==> flow/design.v <==
`default_nettype none
`timescale 1ns / 10ps
module alu(
    input [3:0] aluControl,
    input [31:0] aluIn1,
    input [31:0] aluIn2,
    output logic [31:0] aluRes,
    output wire isZero
);
  always_comb begin
    case (aluControl)
      4'b0000: aluRes = aluIn1 + aluIn2;
      4'b0001: aluRes = aluIn1 - aluIn2;
      4'b0011: aluRes = (aluIn1 | aluIn2);
      4'b0010: aluRes = (aluIn1 & aluIn2);
      4'b0110: aluRes = (aluIn1 ^ aluIn2);
      4'b0101: aluRes = {31'b0, {(($signed(aluIn1) < $signed(aluIn2)))}};
      4'b0111: aluRes = {31'b0, {(aluIn1 < aluIn2)}};
      4'b1000: aluRes = aluIn1 << aluIn2[4:0];
      4'b1001: aluRes = aluIn1 >> aluIn2[4:0];
      4'b1010: aluRes = $signed(aluIn1) >>> aluIn2[4:0];
      default: aluRes = 32'b0;
    endcase
  end
  assign isZero = (aluRes == 32'b0);
endmodule
`default_nettype none
`timescale 1ns / 10ps
module immgen (
    input [31:0] instr,
    output logic [31:0] imm
);
wire [31:0] Uimm = {instr[31], instr[30:12], {12{1'b0}}};
wire [31:0] Iimm = {{21{instr[31]}}, instr[30:20]};
wire [31:0] Simm = {{21{instr[31]}}, instr[30:25], instr[11:7]};
wire [31:0] Bimm = {{20{instr[31]}}, instr[7], instr[30:25], instr[11:8], 1'b0};
wire [31:0] Jimm = {{12{instr[31]}}, instr[19:12], instr[20], instr[30:21], 1'b0};
wire isALUimm = (instr[6:0] == 7'b0010011);   
wire isBranch = (instr[6:0] == 7'b1100011);   
wire isJALR = (instr[6:0] == 7'b1100111);   
wire isJAL = (instr[6:0] == 7'b1101111);   
wire isAUIPC = (instr[6:0] == 7'b0010111);   
wire isLUI = (instr[6:0] == 7'b0110111);   
wire isLoad = (instr[6:0] == 7'b0000011);   
wire isStore = (instr[6:0] == 7'b0100011);   
wire isUtype = isAUIPC || isLUI;
wire isItype = isALUimm || isJALR || isLoad;
wire isStype = isStore;
wire isBtype = isBranch;
wire isJtype = isJAL;
always_comb begin
    if (isUtype) imm = Uimm;
    else if (isItype) imm = Iimm;
    else if (isStype) imm = Simm;
    else if (isBtype) imm = Bimm;
    else if (isJtype) imm = Jimm;
    else imm = 32'b0;
end
endmodule
`default_nettype none
`timescale 1ns / 10ps
module regfile (
    input clk,
    input write_en,
    input [4:0] A1,
    input [4:0] A2,
    input [4:0] A3,
    input [31:0] WD,
    output wire [31:0] RD1,
    output wire [31:0] RD2
);
reg [31:0] RegisterFile [32];
assign RD1 = (A1 != 0) ? RegisterFile[A1] : 0;
assign RD2 = (A2 != 0) ? RegisterFile[A2] : 0;
always @(posedge clk) begin
    if((write_en) && (A3 != 32'b0)) begin
        RegisterFile[A3] <= WD;
    end
end
endmodule
`default_nettype none
`timescale 1ns / 10ps
module controller (
    input clk,
    input rst,
    input [6:0] opcode,
    input [2:0] funct3,
    input funct7_5,
    input aluIsZero,
    output logic PCWrite,
    output logic AdrSrc,
    output logic MemWrite,
    output logic IRWrite,
    output logic [1:0] ResultSrc,
    output logic [3:0] aluControl,
    output logic [1:0] ALUSrcB,
    output logic [1:0] ALUSrcA,
    output logic RegWrite
);
localparam FETCH = 5'd0, DECODE = 5'd1, MEMADR = 5'd2, MEMREAD = 5'd3, MEMWB = 5'd4,
MEMWRITE = 5'd5, EXECUTER = 5'd6, ALUWB = 5'd7, EXECUTEI = 5'd8, JAL = 5'd9,
JALR = 5'd10, LUI = 5'd11, AUIPC = 5'd12,
BEQ = 5'd13, BNE = 5'd14, BLT = 5'd15, BGE = 5'd16, BLTU = 5'd17, BGEU = 5'd18;
reg [4:0] state;
reg [4:0] next_state;
logic PCUpdate;
logic Branch;
logic BranchSel;
logic BranchCondition;
assign BranchCondition = BranchSel ? (!aluIsZero) : aluIsZero;
assign PCWrite = ((BranchCondition & Branch) || PCUpdate);
always @(posedge clk) begin
    if (rst)
        state <= FETCH;
    else
        state <= next_state;
end
always_comb begin
    case(state)
      FETCH:
        next_state = DECODE;
      DECODE: begin
        case(opcode)
          7'b0000011, 7'b0100011, 7'b1100111: next_state = MEMADR;
          7'b0110011: next_state = EXECUTER;
          7'b0010011: next_state = EXECUTEI;
          7'b1101111: next_state = JAL;
          7'b0110111: next_state = LUI;
          7'b0010111: next_state = AUIPC;
          7'b1100011: begin
            case(funct3)
              3'b000: next_state = BEQ;
              3'b001: next_state = BNE;
              3'b100: next_state = BLT;
              3'b101: next_state = BGE;
              3'b110: next_state = BLTU;
              3'b111: next_state = BGEU;
              default: next_state = DECODE;
            endcase
          end
          default: next_state = DECODE;
        endcase
      end
      MEMADR: begin
        case(opcode)
          7'b0000011: next_state = MEMREAD;
          7'b0100011: next_state = MEMWRITE;
          7'b1100111: next_state = JALR;
          default: next_state = MEMADR;
        endcase
      end
      EXECUTER, EXECUTEI, AUIPC, JAL, JALR: next_state = ALUWB;
      MEMREAD: next_state = MEMWB;
      MEMWRITE, MEMWB, ALUWB, LUI: next_state = FETCH;
      BEQ, BNE, BLT, BGE, BLTU, BGEU: next_state = FETCH;
      default: next_state = state;
    endcase
end
logic [1:0] ALUOp;
always_comb begin
    AdrSrc = 1'b0;
    ALUSrcA = 2'b00;
    ALUSrcB = 2'b00;
    ALUOp = 2'b00;
    ResultSrc = 2'b10;
    IRWrite = 1'b0;
    RegWrite = 1'b0;
    MemWrite = 1'b0;
    PCUpdate = 1'b0;
    Branch = 1'b0;
    BranchSel = 1'b0;
    case(state)
      FETCH: begin
        ALUSrcB = 2'b10;
        IRWrite = 1'b1;
        PCUpdate = 1'b1;
      end
      DECODE: begin
        ALUSrcA = 2'b01;
        ALUSrcB = 2'b01;
      end
      EXECUTER: begin
        ALUSrcA = 2'b10;
        ALUSrcB = 2'b00;
        ALUOp = 2'b10;
      end
      EXECUTEI: begin
        ALUSrcA = 2'b10;
        ALUSrcB = 2'b01;
        ALUOp = 2'b10;
      end
      LUI: begin
        ALUSrcA = 2'b11;
        ALUSrcB = 2'b01;
        ResultSrc = 2'b10;
        RegWrite = 1'b1;
      end
      AUIPC: begin
        ALUSrcA = 2'b01;
        ALUSrcB = 2'b01;
      end
      JAL: begin
        ALUSrcA = 2'b01;
        ALUSrcB = 2'b10;
        ResultSrc = 2'b00;
        PCUpdate = 1'b1;
      end
      ALUWB: begin
        ResultSrc = 2'b00;
        RegWrite = 1'b1;
        ALUSrcB = 2'b10;
      end
      JALR: begin
        ResultSrc = 2'b00;
        ALUSrcA = 2'b01;
        ALUSrcB = 2'b10;
        PCUpdate = 1'b1;
      end
      MEMADR: begin
        ALUSrcA = 2'b10;
        ALUSrcB = 2'b01;
      end
      MEMREAD: begin
        ALUSrcA = 2'b10;
        ALUSrcB = 2'b01;
        ResultSrc = 2'b00;
        AdrSrc = 1'b1;
      end
      MEMWRITE: begin
        ALUSrcA = 2'b10;
        ALUSrcB = 2'b01;
        ResultSrc = 2'b00;
        AdrSrc = 1'b1;
        MemWrite = 1'b1;
      end
      MEMWB: begin
        ALUSrcA = 2'b10;
        ALUSrcB = 2'b01;
        ResultSrc = 2'b01;
        RegWrite = 1'b1;
      end
      BEQ, BNE, BLT, BGE, BLTU, BGEU: begin
        ALUSrcA = 2'b10;
        ALUSrcB = 2'b00;
        ALUOp = 2'b01;
        ResultSrc = 2'b00;
        Branch = 1'b1;
        BranchSel = (state == BNE) || (state == BLT) || (state == BLTU);
      end
      default: ;
    endcase
end
always_comb begin
    case(ALUOp)
      2'b00: aluControl = 4'b0000;
      2'b01: begin
        case(funct3)
          3'b000, 3'b001: aluControl = 4'b0001;  
          3'b100, 3'b101: aluControl = 4'b0101;  
          3'b110, 3'b111: aluControl = 4'b0111;  
          default: aluControl = 4'b0000;
        endcase
      end
      2'b10: begin
        case(funct3)
          3'b000: begin
            if({opcode[5], funct7_5} == 2'b11) begin
              aluControl = 4'b0001;
            end else begin
              aluControl = 4'b0000;
            end
          end
          3'b101: begin
            if(funct7_5 == 1'b1) begin
              aluControl = 4'b1010;
            end else begin
              aluControl = 4'b1001;
            end
          end
          3'b001: aluControl = 4'b1000;
          3'b010: aluControl = 4'b0101;
          3'b011: aluControl = 4'b0111;
          3'b100: aluControl = 4'b0110;
          3'b110: aluControl = 4'b0011;
          3'b111: aluControl = 4'b0010;
          default: aluControl = 4'b0000;
        endcase
      end
      default: aluControl = 4'b0000;
    endcase
end
endmodule
`default_nettype none
`timescale 1ns / 10ps
module rv32i_mc (
    input clk,
    input rst,
    output wire [31:0] mem_addr,
    output wire [3:0] mem_wstrb,
    output wire [31:0] mem_wdata,
    input [31:0] mem_rdata
);
reg [31:0] pc;
always @(posedge clk) begin
  if(rst) begin
    pc <= 32'h1000;
  end else if(PCWrite) begin
    pc <= res;
  end
end
wire [31:0] Adr;
wire [31:0] instr;
wire [31:0] data;
reg decode;
reg [31:0] ir;
always @(posedge clk) begin
  decode <= IRWrite;
  if(decode) begin
    ir <= mem_rdata;
  end
end
assign instr = decode ? mem_rdata : ir;
wire [2:0] funct3 = instr[14:12];
wire [1:0] ld_off = aluOut[1:0];
wire [15:0] ld_half = ld_off[1] ? mem_rdata[31:16] : mem_rdata[15:0];
logic [7:0] ld_byte;
always_comb begin
  case (ld_off)
    2'b00: ld_byte = mem_rdata[7:0];
    2'b01: ld_byte = mem_rdata[15:8];
    2'b10: ld_byte = mem_rdata[23:16];
    default: ld_byte = mem_rdata[31:24];
  endcase
end
assign data = funct3[1] ? mem_rdata :
              funct3[0] ? {{16{ld_half[15] & ~funct3[2]}}, ld_half} :
                          {{24{ld_byte[7] & ~funct3[2]}}, ld_byte};
wire [1:0] st_off = Adr[1:0];
logic [3:0] st_strb;
always_comb begin
  if (funct3[1]) st_strb = 4'b1111;
  else if (funct3[0]) st_strb = st_off[1] ? 4'b1100 : 4'b0011;
  else st_strb = 4'b0001 << st_off;
end
assign mem_wstrb = MemWrite ? st_strb : 4'b0000;
assign mem_wdata = funct3[1] ? B :
                   funct3[0] ? {2{B[15:0]}} :
                               {4{B[7:0]}};
assign mem_addr = Adr;
assign Adr = AdrSrc ? res : pc;
reg [31:0] oldpc;
always @(posedge clk) begin
  if(IRWrite) begin
    oldpc <= pc;
  end
end
wire [31:0] imm;
immgen immgen (
  .instr(instr),
  .imm(imm)
);
wire [4:0] A1 = instr[19:15];
wire [4:0] A2 = instr[24:20];
wire [4:0] A3 = instr[11:7];
wire [31:0] RD1;
wire [31:0] RD2;
regfile regfile (
  .clk(clk),
  .write_en(RegWrite),
  .A1(A1),
  .A2(A2),
  .A3(A3),
  .WD(res),
  .RD1(RD1),
  .RD2(RD2)
);
reg [31:0] A;
reg [31:0] B;
always @(posedge clk) begin
  A <= RD1;
  B <= RD2;
end
logic [31:0] aluIn1;
logic [31:0] aluIn2;
wire [31:0] aluRes;
wire isZero;
always_comb begin
  case (ALUSrcA)
    2'b00: aluIn1 = pc;
    2'b01: aluIn1 = oldpc;
    2'b10: aluIn1 = A;
    default: aluIn1 = 0;
  endcase
  case (ALUSrcB)
    2'b00: aluIn2 = B;
    2'b01: aluIn2 = imm;
    2'b10: aluIn2 = 32'd4;
    2'b11: aluIn2 = aluOut;
    default: aluIn2 = 0;
  endcase
end
alu alu (
  .aluControl(aluControl),
  .aluIn1(aluIn1),
  .aluIn2(aluIn2),
  .aluRes(aluRes),
  .isZero(isZero)
);
reg [31:0] aluOut;
always @(posedge clk) begin
  aluOut <= aluRes;
end
logic [31:0] res;
always_comb begin
  case (ResultSrc)
    2'b00: res = aluOut;
    2'b01: res = data;
    2'b10: res = aluRes;
    default: res = 0;
  endcase
end
wire PCWrite;
wire AdrSrc;
wire MemWrite;
wire IRWrite;
wire [1:0] ResultSrc;
wire [3:0] aluControl;
wire [1:0] ALUSrcB;
wire [1:0] ALUSrcA;
wire RegWrite;
controller controller (
  .clk(clk),
  .rst(rst),
  .opcode(instr[6:0]),
  .funct3(instr[14:12]),
  .funct7_5(instr[30]),
  .aluIsZero(isZero),
  .PCWrite(PCWrite),
  .AdrSrc(AdrSrc),
  .MemWrite(MemWrite),
  .IRWrite(IRWrite),
  .ResultSrc(ResultSrc),
  .aluControl(aluControl),
  .ALUSrcB(ALUSrcB),
  .ALUSrcA(ALUSrcA),
  .RegWrite(RegWrite)
);
endmodule
From RTL to reports: rv32i_mc --
The steps from the RTL of rv32i_mc to its reports follow in flow order. Line numbers count from 1 in the design file above. The mark n/a stands for no value.
Inputs: top module rv32i_mc, clock clk, cell library sky130hd, library corner tt_025C_1v80

After elaboration --
Counts by Yosys on the flattened word-level netlist (proc, flatten, opt, wreduce; memories kept). Print and check cells are left out. Yosys's memory passes give these memory sizes; they may raise the number of words (mostly to a power of two), join words into wider ones and drop unused or constant bits.
Storage and ports: latch bits 0, word width x clocked read ports 64, memories kept 1, output and inout bits 68, bits in read-only memories 0, bits in registers 134, bits in writable memories 1024
Cells by class: multiplexer cells 45, $lt $le $gt $ge 2, bitwise operators 7, divide/modulo/power cells 0, equality and inequality tests 55, add/subtract/negate cells 2, reduce/logical cells 38, multiply operators 0, shift operators 4
Memory list:
- regfile.RegisterFile | words 32, bits a word 32, read ports 2, wr ports 1, line 72 | reg [31:0] RegisterFile [32];
Operators by type and width (number):
- 2-to-1 mux 32 bit | 12
- case mux 32 bit (select 10 bit) | 1
- case mux 32 bit (select 3 bit) | 2
- case mux 32 bit (select 4 bit) | 1
- less-than comparator 32 bit | 2
- case mux 5 bit (select 6 bit) | 2
- equality test 5 x 4 -> 1 bit with constant B | 8
- case mux 5 bit (select 7 bit) | 1
- adder 32 bit | 1
- subtractor 32 bit | 1
- bitwise AND 32 bit | 1
- bitwise OR 32 bit | 1
- bitwise XOR 32 bit | 1
- << shifter 32 x 5 -> 32 bit | 1
- >> shifter 32 x 5 -> 32 bit | 1
- >>> shifter 32 x 5 -> 32 bit | 1
- logical NOT 32 bit | 1
- case mux 4 bit (select 8 bit) | 1
- case mux 8 bit (select 3 bit) | 1
- equality test 7 x 6 -> 1 bit with constant B | 3
- equality test 7 bit with constant B | 3
- equality test 5 x 3 -> 1 bit with constant B | 4
- 2-to-1 mux 16 bit | 1
- 2-to-1 mux 4 bit | 4
- equality test 5 bit with constant B | 3
- nonzero test 5 bit | 3
- equality test 2 bit with constant B | 7
- equality test 7 x 5 -> 1 bit with constant B | 2
Other operator kinds: 39; their cells: 83.

Longest topological paths --
Longest topological path by Yosys (ltp), each cell counted once; first at word level (registers and memories cut), then after technology mapping (sequential cells cut; the memories' decode and read muxes count).
Depth: word-level depth 16, ABC_AREA 1, gate-level depth with buffers 48, mapped depth without buffers 45

Synthesis result --
Yosys stat after the flow's synthesis: flattened, memories mapped to cells. It holds for the ABC_AREA given above (unset counts as 0); a run with the other value may have another netlist. Totals and module areas in this step are rounded.
Mapped netlist: mapped flip-flops 1236, buffer cells 592, mapped cells 8242, mapped area 69100 sq um
Cell types (number):
- sky130_fd_sc_hd__edfxtp_1 | 1056
- sky130_fd_sc_hd__nand2_1 | 1483
- sky130_fd_sc_hd__o21ai_0 | 921
- sky130_fd_sc_hd__nand3_1 | 913
- sky130_fd_sc_hd__dfxtp_1 | 180
- sky130_fd_sc_hd__inv_1 | 757
- sky130_fd_sc_hd__o211ai_1 | 359
- sky130_fd_sc_hd__nor2_1 | 703
- sky130_fd_sc_hd__a21oi_1 | 512
- sky130_fd_sc_hd__clkbuf_1 | 444
- sky130_fd_sc_hd__ha_1 | 99
- sky130_fd_sc_hd__o221ai_1 | 96
- sky130_fd_sc_hd__o22ai_1 | 117
- sky130_fd_sc_hd__a31oi_1 | 67
- sky130_fd_sc_hd__buf_2 | 63
- sky130_fd_sc_hd__a22oi_1 | 38
- sky130_fd_sc_hd__a221oi_1 | 29
- sky130_fd_sc_hd__nand4_1 | 39
Not listed: further types 45, cells in them 366.

Timing after synthesis --
Path of least setup slack by OpenSTA after synthesis, without wires, with an ideal clock, recovery checks aside; 20% of the period is set as input and as output delay. Where synthesis merged equal registers, the netlist keeps one of their names.
Timing after synthesis: kind input to output, start input mem_rdata[20], end output mem_addr[25], time at the first pin 2.400 ns, input delay 2.400 ns, delay of the path 5.115 ns, slack 2.085 ns, clock period 12.0 ns, buffers on the path 3, arrival time 7.515 ns, stages on the path 26, synthesis period reached 9.915 ns
"delay of the path" = arrival - input delay + setup time. At an output port there is no setup time. "stages on the path" counts driving pins, that of a launching flip-flop among them; a cell with two outputs on the path counts twice. "synthesis period reached" is the clock period less the worst setup slack; recovery checks do not enter. This is arithmetic on one report: input and output delays are still those of the set period (20% each). Between the ends stands the longest chain of elaborated cells between them, by number of cells; it is not shown to be the way that was timed. Of several equally long chains one is given. Each line given opens the expression or statement behind the cell; cells for indexed reads and writes are added by Yosys, which also makes memories of some case tables.
On the way, after synthesis: path through sky130_fd_sc_hd__or2_2 sky130_fd_sc_hd__o21ai_1 sky130_fd_sc_hd__clkbuf_1 sky130_fd_sc_hd__clkbuf_1 sky130_fd_sc_hd__o21ai_0 sky130_fd_sc_hd__o21ai_0 sky130_fd_sc_hd__nor2_1 sky130_fd_sc_hd__o211ai_1 sky130_fd_sc_hd__a31oi_1 sky130_fd_sc_hd__ha_1 sky130_fd_sc_hd__clkbuf_1 sky130_fd_sc_hd__nand2_1 sky130_fd_sc_hd__nor4_1 sky130_fd_sc_hd__nand3_1 sky130_fd_sc_hd__nand3_1 sky130_fd_sc_hd__inv_1 sky130_fd_sc_hd__o21ai_0 sky130_fd_sc_hd__nand2_1 sky130_fd_sc_hd__o211ai_1 sky130_fd_sc_hd__nor2_1 sky130_fd_sc_hd__nor2_1 sky130_fd_sc_hd__o21bai_1 sky130_fd_sc_hd__nor2_1 sky130_fd_sc_hd__o21ai_0 sky130_fd_sc_hd__nand2_1 sky130_fd_sc_hd__o21ai_0, length of the longest elaborated chain 11, elaborated cells between the ends (all ways) 15, those cells by class add/sub (2); shift (3); mux (10)
RTL lines, path after synthesis:
- start: declaration | line 301 | input [31:0] mem_rdata
- 2-to-1 mux 32 bit | line 322 | assign instr = decode ? mem_rdata : ir;
- 2-to-1 mux 32 bit | line 56 | else if (isJtype) imm = Jimm;
- 2-to-1 mux 32 bit | line 55 | else if (isBtype) imm = Bimm;
- 2-to-1 mux 32 bit | line 54 | else if (isStype) imm = Simm;
- 2-to-1 mux 32 bit | line 53 | else if (isItype) imm = Iimm;
- 2-to-1 mux 32 bit | line 52 | if (isUtype) imm = Uimm;
- case mux 32 bit (select 4 bit) | line 394 | case (ALUSrcB)
- subtractor 32 bit | line 13 | 4'b0001: aluRes = aluIn1 - aluIn2;
- case mux 32 bit (select 10 bit) | line 11 | case (aluControl)
- case mux 32 bit (select 3 bit) | line 415 | case (ResultSrc)
- 2-to-1 mux 32 bit | line 350 | assign Adr = AdrSrc ? res : pc;
- end: declaration | line 298 | output wire [31:0] mem_addr,
Some nets on the timed path still bear RTL names; the line given drives or declares the net.
Named nets, after synthesis (line):
- regfile.WD[25] | 415

Timing after layout --
Path of least setup slack in the final report of run 1 (OpenROAD, finished layout, wires in). Where an end is a register, its clock arrival counts in the times.
Timing after layout: kind input to output, start input mem_rdata[12], end output mem_addr[2], time at the first pin 2.26 ns, clock period 11.3 ns, arrival time 9.01 ns, slack 0.03 ns, input delay 2.26 ns, buffers on the path 6, stages on the path 26
Between the ends stands the longest chain of elaborated cells between them, by number of cells; it is not shown to be the way that was timed. Of several equally long chains one is given.
On the way, after layout: path through sky130_fd_sc_hd__clkdlybuf4s50_1 sky130_fd_sc_hd__nand2_1 sky130_fd_sc_hd__nand2_2 sky130_fd_sc_hd__inv_2 sky130_fd_sc_hd__nor2_1 sky130_fd_sc_hd__nand2_1 sky130_fd_sc_hd__o21ai_1 sky130_fd_sc_hd__nand3_1 sky130_fd_sc_hd__nand2_1 sky130_fd_sc_hd__nand2_1 sky130_fd_sc_hd__nor2_2 sky130_fd_sc_hd__inv_1 sky130_fd_sc_hd__nand2_1 sky130_fd_sc_hd__nand2_1 sky130_fd_sc_hd__inv_2 sky130_fd_sc_hd__nand3_1 sky130_fd_sc_hd__nand2_1 sky130_fd_sc_hd__a21oi_2 sky130_fd_sc_hd__o211ai_1 sky130_fd_sc_hd__buf_2 sky130_fd_sc_hd__buf_4 sky130_fd_sc_hd__buf_2 sky130_fd_sc_hd__buf_2 sky130_fd_sc_hd__nand2_1 sky130_fd_sc_hd__o21ai_0 sky130_fd_sc_hd__clkdlybuf4s50_1, length of the longest elaborated chain 9, elaborated cells between the ends (all ways) 30, those cells by class eq/ne (16); mux (9); reduce/logical (5)
RTL lines, path after layout:
- start: declaration | line 301 | input [31:0] mem_rdata
- 2-to-1 mux 32 bit | line 322 | assign instr = decode ? mem_rdata : ir;
- equality test 3 bit | line 257 | case(funct3)
- OR reduction 2 bit | line 257
- case mux 3 bit (select 3 bit) | line 257
- case mux 4 bit (select 2 bit) | line 254 | case(ALUOp)
- equality test 4 bit | line 11 | case (aluControl)
- case mux 32 bit (select 10 bit) | line 11
- case mux 32 bit (select 3 bit) | line 415 | case (ResultSrc)
- 2-to-1 mux 32 bit | line 350 | assign Adr = AdrSrc ? res : pc;
- end: declaration | line 298 | output wire [31:0] mem_addr,
Some nets on the timed path still bear RTL names; the line given drives or declares the net.
Named nets, after layout (line):
- controller.funct3[0] | 322
- regfile.WD[2] | 415

Design rv32i_mc on sky130hd. What follows are 5 stored runs of the flow, each under its own settings; their order means nothing. The constraints put input and output delay at 20% of the set period each and load the outputs with 0.01 pF.
By "achieved clock period" is meant the clock period of the run minus its worst setup slack. This is arithmetic on one report: input and output delays are still those of the set period (20% each).
"worst setup path time": the worst setup path's part of the clock period (all of it between registers, 20% less for each end at a port) less its slack. A launch clock that arrives late makes it longer, a capture clock that arrives late makes it shorter.
"power": no workload was simulated; the value follows from the tool's default switching activity.
Results are given in rounded form.
[run 1] settings: ABC_AREA=1, CAP_MARGIN=25, CELL_PAD_IN_SITES_GLOBAL_PLACEMENT=3, CORE_MARGIN=7, CORE_UTILIZATION=27, CTS_CLUSTER_DIAMETER=71, GPL_ROUTABILITY_DRIVEN=0, GPL_TIMING_DRIVEN=0, HOLD_SLACK_MARGIN=0.27, MAX_ROUTING_LAYER=met5, PLACE_DENSITY_LB_ADDON=0.03, SETUP_SLACK_MARGIN=-0.09, SLEW_MARGIN=30, TNS_END_PERCENT=85, period_ns=11.3
[run 1] result: chip area after synthesis (Yosys) 69100 sq um, die area 270000 sq um, standard-cell area of the final layout 86100 sq um, utilization 33.8%, worst setup slack after layout 0.029 ns, total negative slack 0.000 ns, worst hold slack 0.426 ns, power 19.1 mW, achieved clock period 11.271 ns, worst setup path time 6.75 ns, worst setup path kind input to output
[run 2] settings: ABC_AREA=1, CAP_MARGIN=25, CELL_PAD_IN_SITES_GLOBAL_PLACEMENT=3, CORE_MARGIN=7, CORE_UTILIZATION=27, GPL_ROUTABILITY_DRIVEN=0, GPL_TIMING_DRIVEN=0, MAX_ROUTING_LAYER=met5, PLACE_DENSITY_LB_ADDON=0.12, SETUP_SLACK_MARGIN=-0.09, SLEW_MARGIN=30, period_ns=11.3
[run 2] result: chip area after synthesis (Yosys) 69100 sq um, die area 270000 sq um, standard-cell area of the final layout 85300 sq um, utilization 33.5%, worst setup slack after layout -0.033 ns, total negative slack -0.033 ns, worst hold slack 0.425 ns, power 18.8 mW, achieved clock period 11.333 ns, worst setup path time 6.81 ns, worst setup path kind input to output
[run 3] settings: ABC_AREA=1, CAP_MARGIN=25, CELL_PAD_IN_SITES_DETAIL_PLACEMENT=2, CELL_PAD_IN_SITES_GLOBAL_PLACEMENT=1, CORE_MARGIN=7, CORE_UTILIZATION=27, CTS_CLUSTER_DIAMETER=71, CTS_CLUSTER_SIZE=17, GPL_ROUTABILITY_DRIVEN=0, GPL_TIMING_DRIVEN=0, HOLD_SLACK_MARGIN=0.27, MAX_ROUTING_LAYER=met4, MIN_ROUTING_LAYER=met2, PLACE_DENSITY_LB_ADDON=0.03, SETUP_SLACK_MARGIN=-0.09, SLEW_MARGIN=5, TNS_END_PERCENT=85, period_ns=14.8
[run 3] result: did not finish, routing stopped with GRT-0116
[run 4] settings: ABC_AREA=1, CAP_MARGIN=0, CELL_PAD_IN_SITES_GLOBAL_PLACEMENT=1, CORE_MARGIN=6, CORE_UTILIZATION=53, CTS_CLUSTER_DIAMETER=245, CTS_CLUSTER_SIZE=32, HOLD_SLACK_MARGIN=-0.07, MAX_ROUTING_LAYER=met4, PLACE_DENSITY_LB_ADDON=0.09, TNS_END_PERCENT=65, period_ns=19.4, SLEW_MARGIN=20
[run 4] result: chip area after synthesis (Yosys) 69100 sq um, die area 139000 sq um, standard-cell area of the final layout 73700 sq um, utilization 56.9%, worst setup slack after layout 3.72 ns, total negative slack 0.000 ns, worst hold slack 0.449 ns, power 7.81 mW, achieved clock period 15.682 ns, worst setup path time 7.92 ns, worst setup path kind input to output
[run 5] settings: ABC_AREA=1, CAP_MARGIN=25, CELL_PAD_IN_SITES_GLOBAL_PLACEMENT=1, CORE_MARGIN=7, CORE_UTILIZATION=27, CTS_CLUSTER_DIAMETER=71, GPL_ROUTABILITY_DRIVEN=0, GPL_TIMING_DRIVEN=0, HOLD_SLACK_MARGIN=0.27, MAX_ROUTING_LAYER=met4, PLACE_DENSITY_LB_ADDON=0.03, SETUP_SLACK_MARGIN=-0.09, SLEW_MARGIN=5, TNS_END_PERCENT=85, period_ns=11.3
[run 5] result: chip area after synthesis (Yosys) 69100 sq um, die area 270000 sq um, standard-cell area of the final layout 85600 sq um, utilization 33.6%, worst setup slack after layout 0.047 ns, total negative slack 0.000 ns, worst hold slack 0.427 ns, power 18.9 mW, achieved clock period 11.253 ns, worst setup path time 6.73 ns, worst setup path kind input to output
